==> flow/design.v <==
`timescale 1ns / 1ps
module FIFO(clk, rst, wr_en, rd_en, buf_in, buf_out, buf_empty, buf_full, fifo_counter);
input clk, rst, wr_en, rd_en;
input [7:0] buf_in;
output [7:0] buf_out;
output buf_empty, buf_full;
output [6:0] fifo_counter;
reg [7:0] buf_out;
reg buf_empty, buf_full;
reg [6:0] fifo_counter;
reg [5:0] rd_ptr, wr_ptr;
reg [7:0] buf_mem[63:0];
always@ (fifo_counter) begin
    buf_empty = (fifo_counter == 0);  
    buf_full = (fifo_counter == 64);  
end
always @(posedge clk or posedge rst) begin
    if( rst )  
        fifo_counter <= 0;
    else if((!buf_full && wr_en) && (!buf_empty && rd_en))  
        fifo_counter <= fifo_counter;
    else if (!buf_full && wr_en)  
        fifo_counter <= fifo_counter + 1;
    else if (!buf_empty && rd_en)  
        fifo_counter <= fifo_counter - 1;
    else  
        fifo_counter <= fifo_counter;
end
always @(posedge clk or posedge rst) begin
    if (rst)  
        buf_out <= 0;
    else begin
        if (rd_en && !buf_empty)
            buf_out <= buf_mem[rd_ptr];
        else  
            buf_out <= buf_out;
    end
end
always @(posedge clk) begin
    if (!buf_full && wr_en)
        buf_mem[wr_ptr] <= buf_in;
    else
        buf_mem[wr_ptr] <= buf_mem[wr_ptr];
end
always @(posedge clk or posedge rst) begin
    if(rst) begin
        wr_ptr <= 0;
        rd_ptr <= 0;
    end
    else begin
        if (!buf_full && wr_en)  
            wr_ptr <= wr_ptr + 1;
        else  
            wr_ptr <= wr_ptr;
        if (!buf_empty && rd_en)  
            rd_ptr <= rd_ptr + 1;
        else  
            rd_ptr <= rd_ptr;               
    end
end
endmodule
# == From RTL to reports: FIFO ==
# The steps from the RTL of FIFO to its reports follow in flow order.
# Lines are those of the file above, counted from 1.
# Operators carry their Yosys type and port widths (W data, S select, Z words).
# Library cell names are shortened.
# Not given: --
# setup
top_module,FIFO
clk_port,clk
cell_library,sky130hd
pvt_corner,tt_025C_1v80

# == Word-level counts ==
# Counts by Yosys on the flattened word-level netlist (proc, flatten, opt, wreduce; memories kept). Register bits leave out memories and registers merged into their read ports (data or address). Print and check cells are left out. Cells with the same type and inputs are merged into one.
# Memory sizes are those after Yosys's memory passes, which may raise the word count (mostly to a power of two), join words into wider ones and drop unused or constant bits.
# word_totals
ramBits,512
clocked_rd_ports_x_width,8
in_bits,12
n_memories,1
elab_cells,28
ff_bits,19
# op_classes
n_mux,7
bitwise,2
eq_ne,2
reduce_and_logical,9
addsub,4
# mem_list
name,words,width,read_ports,wr,line_no,rtl
buf_mem,64,8,1,1,12,reg [7:0] buf_mem[63:0];
# ops
operator,n
$mux W8,3
$mux W7,2
$add A6 B1 Y6 const B,2
$add A7 B1 Y7 const B,1
$sub A7 B1 Y7 const B,1
$eq A7 B7 Y1 const B,1
$logic_not A7 Y1,1
$reduce_and A2 Y1,2
$logic_and A1 B1 Y1,3
$logic_not A1 Y1,2
$reduce_bool A2 Y1,1
$mux W1,2
$ne A1 B1 Y1 const B,1
$or A1 B1 Y1,1
$not A1 Y1,1

# == Logic depth ==
# Depth = most cells in a row (Yosys ltp): at word level without a register or memory, in the mapped netlist without a sequential cell, where the memories' decode and read muxes count.
# depth
ltp_word,6
abc_area,1
mapped_depth,15
depth_no_buf,15

# == Netlist ==
# Source: synth_stat.txt of the flow (Yosys; design flattened, memories mapped). It holds for the ABC_AREA given above (unset counts as 0); a run with the other value may have another netlist.
# Totals and module areas in this step are rounded.
# mapped
stdcells,2134
seq_area_um2,16100
ff_cells,539
mapped_area_um2,23000
n_buf,106
# by_type
cell,n,type_area_um2
edfxtp_1,512,1.54E+04
nand2_1,745,2.8E+03
nand3_1,285,1.43E+03
inv_1,181,679.402
dfrtp_1,27,675.648
nor2_1,148,555.533
buf_2,46,230.221
o211ai_1,24,180.173
a21oi_1,35,175.168
buf_6,13,146.39
buf_4,15,112.608
o21ai_0,22,110.106
clkbuf_1,27,101.347
ha_1,8,100.096
xor2_1,11,96.342
nor3_1,6,30.029
inv_2,6,22.522
fa_1,1,20.019
# Not listed: further types 12, cells in them 22.

# == Worst setup path after synthesis ==
# Source: OpenSTA report_checks on the synthesized netlist (no wires, ideal clock, input and output delay 20% of the period each), path of least setup slack; recovery checks are left aside. Register names are those of the netlist, which keeps one name where synthesis merged equal registers.
# synth_path
kind,input port to flip-flop
start,input wr_en
end,register fifo_counter[6]
slack_ns,2.533
in_delay_ns,1.000
launch_ns,1.000
arrival_ns,2.345
delay_ns,1.467
stages,13
clock_period_ns,5.0
synth_period_reached_ns,2.467
# "delay_ns" = arrival - input delay + setup time.
# "stages" counts driving pins, that of a launching flip-flop among them; a cell with two outputs on the path counts twice.
# "synth_period_reached_ns" is the clock period less the worst setup slack; recovery checks do not enter. This is arithmetic on one report: input and output delays are still those of the set period (20% each).
# The rows between start and end are the longest chain of elaborated cells between them; the timing report does not say that the signal goes this way. Where chains are equally long, one stands for them.
# A line is the first line of the expression or statement that the cell stems from. Yosys adds cells for indexed reads and writes and turns some case tables into memories.
# A register here has more assigning lines than the two given.
# synth_between
cell_sequence,inv_1 -> nor2_4 -> inv_2 -> fa_1 -> nand3_1 -> nand3_1 -> nand2_1 -> nand2_1 -> a21oi_1 -> inv_1 -> nand2_1 -> nand2_1 -> xor2_1
elab_chain_len,4
# synth_lines
element,line_no,rtl
"start, declared",3,"input clk, rst, wr_en, rd_en;"
$logic_and A1 B1 Y1 x2,20,else if((!buf_full && wr_en) && (!buf_empty && rd_en))
$not A1 Y1,--,
$reduce_and A2 Y1,--,
"end, assigned",21,fifo_counter <= fifo_counter;
"end, assigned",23,fifo_counter <= fifo_counter + 1;
"end, declared",7,output [6:0] fifo_counter;

# == Worst path after layout ==
# Path of least setup slack in the final report of entry A (OpenROAD, finished layout, wires in). Where an end is a register, its clock arrival counts in the times.
# layout_path
kind,input port to flip-flop
start,input wr_en
end,memory buf_mem[33][2]
arrival_ns,3.77
stages,7
clock_period_ns,5.41
launch_ns,1.08
in_delay_ns,1.08
slack_ns,1.87
# The rows between start and end are the longest chain of elaborated cells between them; the timing report does not say that the signal goes this way. Where chains are equally long, one stands for them.
# The path ends at the enable pin of a flip-flop; only ways to that pin are counted.
# layout_between
cell_sequence,clkdlybuf4s50_1 -> inv_1 -> nor2_4 -> inv_2 -> nor2_2 -> nand3_1 -> nor2_1
elab_chain_len,4
# layout_lines
element,line_no,rtl
"start, declared",3,"input clk, rst, wr_en, rd_en;"
$logic_and A1 B1 Y1,40,if (!buf_full && wr_en)
$ne A1 B1 Y1,--,
$reduce_and A2 Y1,--,
$or A1 B1 Y1,--,
"end, declared",12,reg [7:0] buf_mem[63:0];

# Settings and measured results of 4 stored flow runs for module FIFO (sky130hd), not sorted in any way. The constraints put input and output delay at 20% of the set period each and load the outputs with 0.01 pF.
# "achieved_period_ns" is the run's clock period less its worst setup slack. It is reckoned from that one timing run; input and output delays stay at 20% of the period that was set.
# By "critical_path_time_ns" is meant the share of the clock period that the worst setup path is allowed (20% is reserved at inputs, 20% at outputs), minus its slack. Clock arrival times at its registers enter into it.
# Results are given in rounded form.
# A setting shown as n/a is not set for that run.
# A result given as n/a is not shown for that run.
run name,ABC_AREA,CAP_MARGIN,CELL_PAD_IN_SITES_GLOBAL_PLACEMENT,CORE_ASPECT_RATIO,CORE_UTILIZATION,CTS_CLUSTER_DIAMETER,GPL_TIMING_DRIVEN,HOLD_SLACK_MARGIN,MAX_ROUTING_LAYER,PLACE_DENSITY_LB_ADDON,SETUP_SLACK_MARGIN,SLEW_MARGIN,TNS_END_PERCENT,period_ns,CORE_MARGIN,CELL_PAD_IN_SITES_DETAIL_PLACEMENT,GPL_ROUTABILITY_DRIVEN,PLACE_DENSITY,final_util_pct,timing.setup.ws_ns,post_route_stdcell_area_um2,yosys.chip_area_um2,critical_path_time_ns,critical_path_type,die_footprint_um2,setupTns_ns,achieved_period_ns
entry A,1,0,0,0.98,51,148,1,0.3,met4,0.17,0.52,35,70,5.41,2,n/a,n/a,n/a,57.2,1.87,25300,23000,2.46,input port to flip-flop,46800,0.000,3.540
entry B,1,0,0,1.69,51,148,1,0.3,met4,0.25,0.52,25,45,2.82,2,2,0,n/a,n/a,n/a,n/a,n/a,n/a,n/a,n/a,n/a,n/a
entry C,n/a,10,n/a,1.62,15,218,1,n/a,n/a,n/a,0.53,20,15,3.19,2,1,n/a,0.39,18.4,0.501,26200,21400,2.05,flip-flop to output port,146000,0.000,2.689
entry D,1,0,0,1.69,51,148,0,0.3,met4,0.17,0.52,35,70,5.41,2,n/a,0,n/a,57.6,1.89,25800,23000,2.44,input port to flip-flop,46800,0.000,3.521
# Entry B: stopped before the end: clock tree synthesis reported DPL-0033
